==> flow/design.v <==
`timescale 1ns / 1ps
module neuron #(
    parameter DATA_WIDTH = 16,
    parameter signed [DATA_WIDTH-1:0] BIAS = 0    
)(
    input clk,
    input rst,
    input [DATA_WIDTH-1:0] data_in,       
    input [DATA_WIDTH-1:0] weight_in,     
    input data_in_valid,
    input data_in_last,                   
    output reg [DATA_WIDTH-1:0] neuron_out,
    output reg neuron_out_valid
);
    localparam SW = 2*DATA_WIDTH;
    function [SW-1:0] sat_add;
        input [SW-1:0] a;
        input [SW-1:0] b;
        reg [SW-1:0] s;
        begin
            s = a + b;
            if (!a[SW-1] && !b[SW-1] && s[SW-1])
                sat_add = {1'b0, {(SW-1){1'b1}}};
            else if (a[SW-1] && b[SW-1] && !s[SW-1])
                sat_add = {1'b1, {(SW-1){1'b0}}};
            else
                sat_add = s;
        end
    endfunction
    reg [SW-1:0] mul;
    reg mul_valid, mul_last;
    reg [SW-1:0] sum;
    reg [SW-1:0] total;
    reg total_valid;
    wire [SW-1:0] sum_next = sat_add(sum, mul);
    wire [SW-1:0] bias_q = {{2{BIAS[DATA_WIDTH-1]}}, BIAS, {(DATA_WIDTH-2){1'b0}}};
    wire [SW-1:0] biased = sat_add(total, bias_q);
    always @(posedge clk) begin
        mul <= $signed(data_in) * $signed(weight_in);
        if (rst) begin
            mul_valid <= 0;
            mul_last <= 0;
            sum <= 0;
            total <= 0;
            total_valid <= 0;
            neuron_out <= 0;
            neuron_out_valid <= 0;
        end else begin
            mul_valid <= data_in_valid;
            mul_last <= data_in_valid && data_in_last;
            total_valid <= 0;
            if (mul_valid) begin
                if (mul_last) begin
                    sum <= 0;
                    total <= sum_next;
                    total_valid <= 1;
                end else begin
                    sum <= sum_next;
                end
            end
            neuron_out_valid <= total_valid;
            if (total_valid) begin
                if (biased[SW-1:SW-3] == 3'b000 || biased[SW-1:SW-3] == 3'b111)
                    neuron_out <= biased[SW-3:DATA_WIDTH-2];
                else if (biased[SW-1])
                    neuron_out <= {1'b1, {(DATA_WIDTH-1){1'b0}}};
                else
                    neuron_out <= {1'b0, {(DATA_WIDTH-1){1'b1}}};
            end
        end
    end
endmodule
`timescale 1ns / 1ps
module Softmax #(
    parameter dataWidth = 16,         
    parameter numInputs = 4          
)(
    input clk,
    input rst,
    input [dataWidth*numInputs-1:0] in,    
    input in_valid,                        
    output reg [dataWidth*numInputs-1:0] out,  
    output reg valid,                      
    output reg [7:0] led_control           
);
localparam STAGE_IDLE = 2'b00,
           STAGE_EXP = 2'b01,
           STAGE_SUM = 2'b10,
           STAGE_NORM = 2'b11;
reg [1:0] state;
reg [dataWidth-1:0] input_array [0:numInputs-1];
reg [dataWidth-1:0] exp_values [0:numInputs-1];  
reg [dataWidth+2-1:0] sum_exp;  
reg [dataWidth-1:0] softmax_output [0:numInputs-1];
reg [1:0] max_class;
reg [4:0] shift_amt;
function [dataWidth-1:0] exp_lut;
    input [3:0] idx;
    begin
        case (idx)
            4'd0:  exp_lut = 16'h0800;  
            4'd1:  exp_lut = 16'h09D0;  
            4'd2:  exp_lut = 16'h0C20;  
            4'd3:  exp_lut = 16'h0F80;  
            4'd4:  exp_lut = 16'h1480;  
            4'd5:  exp_lut = 16'h1C80;  
            4'd6:  exp_lut = 16'h2A00;  
            4'd7:  exp_lut = 16'h4000;  
            4'd8:  exp_lut = 16'h6800;  
            4'd9:  exp_lut = 16'hAC00;  
            4'd10: exp_lut = 16'h1280;  
            4'd11: exp_lut = 16'h1F80;  
            4'd12: exp_lut = 16'h2C00;  
            4'd13: exp_lut = 16'h4C00;  
            4'd14: exp_lut = 16'h8000;  
            default: exp_lut = 16'hD800;  
        endcase
    end
endfunction
function [dataWidth-1:0] exp_function;
    input [dataWidth-1:0] x;
    reg [3:0] lut_idx;
    begin
        lut_idx = x[15:12] + 4'd8;  
        exp_function = exp_lut(lut_idx);
    end
endfunction
function [4:0] get_shift_amount;
    input [dataWidth+2-1:0] sum;
    reg [4:0] shift;
    begin
        shift = 0;
        if (sum[17:14] == 4'b0000) shift = 4;  
        else if (sum[17:15] == 3'b001) shift = 3;  
        else if (sum[17:16] == 2'b01) shift = 2;  
        else if (sum[17] == 1'b1) shift = 1;  
        else shift = 0;  
        get_shift_amount = shift;
    end
endfunction
always @(posedge clk) begin
    if (rst) begin
        state <= STAGE_IDLE;
        out <= 0;
        valid <= 0;
        led_control <= 8'b0;
        sum_exp <= 0;
        for (integer i = 0; i < numInputs; i = i + 1) begin
            input_array[i] <= 0;
            exp_values[i] <= 0;
        end
    end else begin
        valid <= 0;
        case (state)
            STAGE_IDLE: begin
                if (in_valid) begin
                    input_array[0] <= in[15:0];
                    input_array[1] <= in[31:16];
                    input_array[2] <= in[47:32];
                    input_array[3] <= in[63:48];
                    state <= STAGE_EXP;
                end
            end
            STAGE_EXP: begin
                exp_values[0] <= exp_function(input_array[0]);
                exp_values[1] <= exp_function(input_array[1]);
                exp_values[2] <= exp_function(input_array[2]);
                exp_values[3] <= exp_function(input_array[3]);
                state <= STAGE_SUM;
            end
            STAGE_SUM: begin
                sum_exp <= exp_values[0] + exp_values[1] + exp_values[2] + exp_values[3];
                state <= STAGE_NORM;
            end
            STAGE_NORM: begin
                shift_amt = get_shift_amount(sum_exp);
                softmax_output[0] = exp_values[0] >> shift_amt;
                softmax_output[1] = exp_values[1] >> shift_amt;
                softmax_output[2] = exp_values[2] >> shift_amt;
                softmax_output[3] = exp_values[3] >> shift_amt;
                out <= {softmax_output[3], softmax_output[2], softmax_output[1], softmax_output[0]};
                max_class = 0;
                if (softmax_output[1] > softmax_output[max_class]) max_class = 1;
                if (softmax_output[2] > softmax_output[max_class]) max_class = 2;
                if (softmax_output[3] > softmax_output[max_class]) max_class = 3;
                case (max_class)
                    2'b00: led_control <= 8'b00000001;  
                    2'b01: led_control <= 8'b00000010;  
                    2'b10: led_control <= 8'b00000100;  
                    2'b11: led_control <= 8'b00001000;  
                    default: led_control <= 8'b00000000;
                endcase
                valid <= 1;
                state <= STAGE_IDLE;
            end
        endcase
    end
end
endmodule
`timescale 1ns / 1ps
module fc_head #(
    parameter DATA_WIDTH = 16,
    parameter NUM_INPUTS = 1024,
    parameter NUM_OUTPUTS = 4
)(
    input clk,
    input rst,
    input [DATA_WIDTH-1:0] myinput,
    input [DATA_WIDTH*NUM_OUTPUTS-1:0] myweights,
    input myinputValid,
    output [DATA_WIDTH*NUM_OUTPUTS-1:0] softmax_out,
    output softmax_valid,
    output [7:0] led_control,
    output [DATA_WIDTH*NUM_OUTPUTS-1:0] logits
);
    reg [$clog2(NUM_INPUTS)-1:0] input_count;
    reg [DATA_WIDTH-1:0] input_d;
    reg input_valid_d, input_last_d;
    reg [DATA_WIDTH*NUM_OUTPUTS-1:0] weights;
    always @(posedge clk) begin
        input_d <= myinput;
        weights <= myweights;
        if (rst) begin
            input_count <= 0;
            input_valid_d <= 0;
            input_last_d <= 0;
        end else begin
            input_valid_d <= myinputValid;
            input_last_d <= myinputValid && (input_count == NUM_INPUTS-1);
            if (myinputValid)
                input_count <= input_count + 1;
        end
    end
    wire [NUM_OUTPUTS-1:0] neuron_valid;
    localparam [DATA_WIDTH*NUM_OUTPUTS-1:0] BIASES = {16'h003C, 16'h0001, 16'hFFD1, 16'h0006};
    genvar i;
    generate
        for (i = 0; i < NUM_OUTPUTS; i = i + 1) begin : output_layer
            neuron #(
                .DATA_WIDTH(DATA_WIDTH),
                .BIAS(BIASES[(i+1)*DATA_WIDTH-1 -: DATA_WIDTH])
            ) neuron_output (
                .clk(clk),
                .rst(rst),
                .data_in(input_d),
                .weight_in(weights[(i+1)*DATA_WIDTH-1 -: DATA_WIDTH]),
                .data_in_valid(input_valid_d),
                .data_in_last(input_last_d),
                .neuron_out(logits[(i+1)*DATA_WIDTH-1 -: DATA_WIDTH]),
                .neuron_out_valid(neuron_valid[i])
            );
        end
    endgenerate
    Softmax #(
        .dataWidth(DATA_WIDTH),
        .numInputs(NUM_OUTPUTS)
    ) softmax_inst (
        .clk(clk),
        .rst(rst),
        .in(logits),
        .in_valid(neuron_valid[0]),
        .out(softmax_out),
        .valid(softmax_valid),
        .led_control(led_control)
    );
endmodule
# From RTL to reports: fc_head
# What the tools print for fc_head, step after step.
# Line numbers count from 1 in the design file above.
# Cell names lack the library's common part.
# Not given: --
dict set report inputs {
  top_module {fc_head}
  clock_port {clk}
  library {sky130hd}
  pvt_corner {tt_025C_1v80}
}

# Word-level counts
# Yosys after proc, flatten, opt, wreduce and memory -nomap, before mapping. Print and check cells are not counted. Equal cells are merged and count once.
# Memory sizes are those after Yosys's memory passes, which may raise the word count (mostly to a power of two), join words into wider ones and drop unused or constant bits.
dict set report op_classes {
  n_logic 1
  shifts 4
  n_cmp 3
  add_sub_neg 16
  muxes 52
  equal 20
  n_reduce_logical 56
  multipliers 4
}
# cell n
set ops {}
lappend ops {{multiplier 16 x 16 -> 32 bit} 4}
lappend ops {{two-way mux 32 bit} 16}
lappend ops {{two-way mux 16 bit} 14}
lappend ops {{adder 32 bit} 4}
lappend ops {{case mux 16 bit (select 4 bit)} 2}
lappend ops {{right shift 16 x 5 -> 16 bit} 4}
lappend ops {{greater-than comparator 16 bit} 3}
lappend ops {{adder 18 x 16 -> 18 bit} 2}
lappend ops {{adder 32 x 15 -> 32 bit with constant B} 1}
lappend ops {{adder 32 x 17 -> 32 bit with constant B} 1}
lappend ops {{adder 32 x 20 -> 32 bit with constant B} 1}
lappend ops {{adder 32 bit with constant B} 1}
lappend ops {{case mux 8 bit (select 4 bit)} 1}
lappend ops {{two-way mux 5 bit} 5}
lappend ops {{logical AND 1 bit} 22}
lappend ops {{two-way mux 2 bit} 9}
lappend ops {{adder 16 x 16 -> 17 bit} 1}
lappend ops {{zero test 1 bit} 16}
lappend ops {{== test 2 bit with constant B} 8}
lappend ops {{adder 4 bit with constant B} 4}
lappend ops {{== test 3 bit with constant B} 4}
lappend ops {{zero test 3 bit} 4}
lappend ops {{adder 10 x 1 -> 10 bit with constant B} 1}
lappend ops {{== test 10 bit with constant B} 1}
lappend ops {{== test 2 x 1 -> 1 bit with constant B} 5}
lappend ops {{zero test 2 bit} 4}
lappend ops {{case mux 2 bit (select 4 bit)} 1}
lappend ops {{AND reduction 2 bit} 3}
# Not listed: further kinds 8, cells in them 14.
dict set report bits {
  elab_cells 198
  memories 4
  regBits 765
  output_inout_bits 137
  in_bits 83
  clocked_rd_ports_x_width 48
  rom_bits 768
}
# name size width rd write_ports line_no
set memory_table {}
lappend memory_table {{(no name shown)} 16 12 1 0 100} ;# case (idx)
lappend memory_table {{(no name shown)} 16 12 1 0 100}
lappend memory_table {{(no name shown)} 16 12 1 0 100}
lappend memory_table {{(no name shown)} 16 12 1 0 100}

# Logic depth
# Longest topological path by Yosys (ltp), each cell counted once; first at word level (registers and memories cut), then after technology mapping (sequential cells cut; the memories' decode and read muxes count).
dict set report logic_depth {
  ltp_word 31
  ABC_AREA 0
  depth_mapped 42
  depth_no_buf 36
}

# After synthesis
# Source: synth_stat.txt of the flow (Yosys; design flattened, memories mapped). It holds for the ABC_AREA given above (unset counts as 0); a run with the other value may have another netlist.
# cell n type_area_um2
set types {}
lappend types {fa_1 1068 2.14E+04}
lappend types {dfxtp_1 625 12512}
lappend types {ha_1 561 7.02E+03}
lappend types {inv_1 1269 4.76E+03}
lappend types {nand2_1 1024 3.84E+03}
lappend types {and2_1 412 2.58E+03}
lappend types {a21oi_1 445 2.23E+03}
lappend types {xnor2_1 207 1.81E+03}
lappend types {nor2_1 440 1.65E+03}
lappend types {o21ai_0 267 1.34E+03}
lappend types {clkbuf_1 350 1313.76}
lappend types {mux2i_1 120 1.2E+03}
lappend types {a211oi_1 110 825.792}
lappend types {a21o_1 107 803.27}
lappend types {nand2b_1 128 800.768}
lappend types {xor2_1 85 744.464}
lappend types {a31oi_1 82 512.992}
lappend types {nand3_1 99 495.475}
# Other cell types: 71; their cells: 653.
dict set report mapped {
  seqArea_um2 12512.0
  buffers 378
  mapped_area_um2 70651.5
  cells 8052
  ff_cells 625
}
# By module: a second synthesis without flattening, with its own total; a netlist apart from the flattened one above.
dict set report hier_totals {
  cells_unflattened 8236
  hier_area_um2 72570.9
}
# Each row is one instance without its submodules.
# module instances mod_seq_area_um2 area_um2 cells
set by_module {}
lappend by_module {neuron 1 2042.0 15302.2 1742}
lappend by_module {neuron 1 2042.0 15237.1 1749}
lappend by_module {neuron 1 2042.0 15199.6 1709}
lappend by_module {neuron 1 2042.0 15059.4 1723}
lappend by_module {Softmax 1 2742.6 9676.8 1180}
lappend by_module {fc_head 1 1841.8 2095.8 133}

# Path before layout
# Path of least setup slack by OpenSTA after synthesis, without wires, with an ideal clock, recovery checks aside; 20% of the period is set as input and as output delay. Where synthesis merged equal registers, the netlist keeps one of their names.
dict set report synth_path {
  path_kind {reg-to-reg}
  from {reg softmax_inst.sum_exp[16]}
  to {reg softmax_inst.led_control[1]}
  n_path_buf 6
  tclk_ns 8.0
  delay_ns 7.667
  driving_pins 40
  arrival_ns 7.550
  required_time_ns 7.883
  launch_ns 0.000
  setup_ns 0.117
  path_slack_ns 0.332
  synth_period_reached_ns 7.668
}
# "delay_ns" is the arrival time less input delay plus setup time.
# "driving_pins": output pins that drive a net of the path, with the launching flip-flop's if there is one; two outputs of one cell count as two.
# "synth_period_reached_ns" = period - worst setup slack (recovery checks aside). The figure is calculated, with input and output delays left at 20% of the set period.
# Between the ends stands the longest chain of elaborated cells between them, by number of cells; it is not shown to be the way that was timed. Of several equally long chains one is given.
# Each line given opens the expression or statement behind the cell; cells for indexed reads and writes are added by Yosys, which also makes memories of some case tables.
# At most two assigning lines are given for a register; there are more.
dict set report synth_via {
  cell_sequence {dfxtp_1 > buf_4 > clkbuf_1 > nor2_1 > or2_2 > clkbuf_1 > clkbuf_1 > nand2_1 > nand3_1 > a31oi_1 > inv_1 > ha_1 > and4_1 > nand2_1 > o41a_1 > o31ai_2 > a21oi_2 > a41oi_4 > (+4 left out) > a21o_1 > a21oi_1 > nor2_1 > a211o_1 > o2111ai_1 > nand2_1 > clkbuf_1 > mux2_2 > ha_1 > nor2b_1 > o21ai_0 > nand2b_1 > a21oi_1 > o21ai_0 > a31oi_1 > o31a_1 > o21a_1 > a32o_1}
  elab_chain_len 31
  cone_cells 45
  cone_lines 13
  cone_classes {3 x compare; 11 x eq/ne; 4 x shift; 23 x mux; 4 x reduce/logical}
}
# item line_no
set synth_rtl {}
lappend synth_rtl {{from (decl)} 93} ;# reg [dataWidth+2-1:0] sum_exp;
lappend synth_rtl {{from (assign)} 147} ;# sum_exp <= 0;
lappend synth_rtl {{from (assign)} 172} ;# sum_exp <= exp_values[0] + exp_values[1] + exp_values[2] + exp_values[3];
lappend synth_rtl {{== test 2 x 1 -> 1 bit} 135} ;# else if (sum[17:16] == 2'b01) shift = 2;
lappend synth_rtl {{two-way mux 5 bit} 135}
lappend synth_rtl {{two-way mux 5 bit} 134} ;# else if (sum[17:15] == 3'b001) shift = 3;
lappend synth_rtl {{two-way mux 5 bit} 133} ;# if (sum[17:14] == 4'b0000) shift = 4;
lappend synth_rtl {{two-way mux 5 bit} 154} ;# case (state)
lappend synth_rtl {{two-way mux 5 bit} 142} ;# if (rst) begin
lappend synth_rtl {{right shift 16 x 5 -> 16 bit} 177} ;# softmax_output[0] = exp_values[0] >> shift_amt;
lappend synth_rtl {{(+17 left out)} --}
lappend synth_rtl {{two-way mux 16 bit} 142}
lappend synth_rtl {{greater-than comparator 16 bit} 185} ;# if (softmax_output[3] > softmax_output[max_class]) max_class = 3;
lappend synth_rtl {{two-way mux 2 bit} 185}
lappend synth_rtl {{two-way mux 2 bit} 154}
lappend synth_rtl {{two-way mux 2 bit} 142}
lappend synth_rtl {{== test 2 bit} 186} ;# case (max_class)
lappend synth_rtl {{case mux 8 bit (select 4 bit)} 186}
lappend synth_rtl {{to (assign)} 187} ;# 2'b00: led_control <= 8'b00000001;
lappend synth_rtl {{to (assign)} 188} ;# 2'b01: led_control <= 8'b00000010;
lappend synth_rtl {{to (decl)} 84} ;# output reg [7:0] led_control

# Timing after layout
# From the final timing report of run 1: the path of least setup slack in the routed layout; clock arrival at registers is part of the times.
dict set report layout_path {
  path_kind {reg-to-reg}
  from {reg softmax_inst.sum_exp[15]}
  to {reg softmax_inst.led_control[0]}
  required_time_ns 8.62
  setup_ns 0.07
  arrival_ns 8.09
  tclk_ns 8.0
  path_slack_ns 0.53
  launch_ns 0.70
  n_path_buf 4
  driving_pins 36
}
# Between the ends stands the longest chain of elaborated cells between them, by number of cells; it is not shown to be the way that was timed. Of several equally long chains one is given.
# At most two assigning lines are given for a register; there are more.
dict set report layout_via {
  cell_sequence {dfxtp_1 > buf_4 > nor4_4 > buf_4 > mux2i_1 > inv_1 > ha_1 > a21o_1 > maj3_1 > a31oi_1 > nand3_1 > a21oi_2 > a41oi_4 > buf_4 > mux2_2 > ha_1 > a21o_1 > a21o_1 > a21oi_1 > nor2_1 > a211o_1 > o2111ai_1 > nand2_2 > buf_4 > o21a_1 > ha_1 > a21o_1 > a21o_1 > a21oi_1 > o21ai_0 > a21o_1 > a21oi_1 > o31a_1 > o21a_1 > nand2_1 > o21ai_0}
  elab_chain_len 30
  cone_cells 43
  cone_lines 12
  cone_classes {3 x compare; 10 x eq/ne; 4 x shift; 22 x mux; 4 x reduce/logical}
}
# item line_no
set layout_rtl {}
lappend layout_rtl {{from (decl)} 93} ;# reg [dataWidth+2-1:0] sum_exp;
lappend layout_rtl {{from (assign)} 147} ;# sum_exp <= 0;
lappend layout_rtl {{from (assign)} 172} ;# sum_exp <= exp_values[0] + exp_values[1] + exp_values[2] + exp_values[3];
lappend layout_rtl {{== test 3 x 1 -> 1 bit} 134} ;# else if (sum[17:15] == 3'b001) shift = 3;
lappend layout_rtl {{two-way mux 5 bit} 134}
lappend layout_rtl {{two-way mux 5 bit} 133} ;# if (sum[17:14] == 4'b0000) shift = 4;
lappend layout_rtl {{two-way mux 5 bit} 154} ;# case (state)
lappend layout_rtl {{two-way mux 5 bit} 142} ;# if (rst) begin
lappend layout_rtl {{right shift 16 x 5 -> 16 bit} 177} ;# softmax_output[0] = exp_values[0] >> shift_amt;
lappend layout_rtl {{two-way mux 16 bit} 154}
lappend layout_rtl {{(+16 left out)} --}
lappend layout_rtl {{two-way mux 16 bit} 142}
lappend layout_rtl {{greater-than comparator 16 bit} 185} ;# if (softmax_output[3] > softmax_output[max_class]) max_class = 3;
lappend layout_rtl {{two-way mux 2 bit} 185}
lappend layout_rtl {{two-way mux 2 bit} 154}
lappend layout_rtl {{two-way mux 2 bit} 142}
lappend layout_rtl {{== test 2 bit} 186} ;# case (max_class)
lappend layout_rtl {{case mux 8 bit (select 4 bit)} 186}
lappend layout_rtl {{to (assign)} 187} ;# 2'b00: led_control <= 8'b00000001;
lappend layout_rtl {{to (assign)} 188} ;# 2'b01: led_control <= 8'b00000010;
lappend layout_rtl {{to (decl)} 84} ;# output reg [7:0] led_control

# Record of 3 stored runs of the RTL-to-layout flow on fc_head, platform sky130hd. The runs are unordered. Constraints: input delay and output delay 20% of the set period each, output load 0.01 pF.
# "achieved_period_ns": clock period set for the run, less the worst setup slack. It is reckoned from that one timing run; input and output delays stay at 20% of the period that was set.
# "worst_path_allowed_less_slack_ns" means the part of the period allowed to the worst setup path (the constraints hold back 20% at inputs and 20% at outputs) less its slack; where the path has registers, the arrival times of their clocks count too.
run="run 1" settings CORE_UTILIZATION=40 period_ns=8.0 CAP_MARGIN=20 CORE_MARGIN=2 SLEW_MARGIN=20
run="run 1" results ys_area_um2=70651.5 design.die.area_um2=180005.0 final_stdcell_area_um2=78029.8 final_util_pct=44.4 ws_setup_ns=0.528 setup_tns_ns=0.000 timing.hold.ws_ns=0.459 achieved_period_ns=7.472 worst_path_allowed_less_slack_ns=7.47 worst_setup_path_type="reg-to-reg"
run="run 2" settings ABC_AREA=1 CAP_MARGIN=15 CELL_PAD_IN_SITES_DETAIL_PLACEMENT=2 CELL_PAD_IN_SITES_GLOBAL_PLACEMENT=3 CORE_UTILIZATION=40 GPL_ROUTABILITY_DRIVEN=0 GPL_TIMING_DRIVEN=0 MIN_ROUTING_LAYER="met1" SETUP_SLACK_MARGIN=2.34 period_ns=8.0 CORE_MARGIN=2 SLEW_MARGIN=20
run="run 2" outcome="did not finish, routing stopped with DPL-0033"
run="run 3" settings CAP_MARGIN=35 CELL_PAD_IN_SITES_DETAIL_PLACEMENT=1 CORE_UTILIZATION=61 CTS_CLUSTER_DIAMETER=68 GPL_TIMING_DRIVEN=0 MAX_ROUTING_LAYER="met4" SLEW_MARGIN=40 period_ns=4.72 CORE_MARGIN=2
run="run 3" outcome="did not finish, placement stopped with DPL-0033"
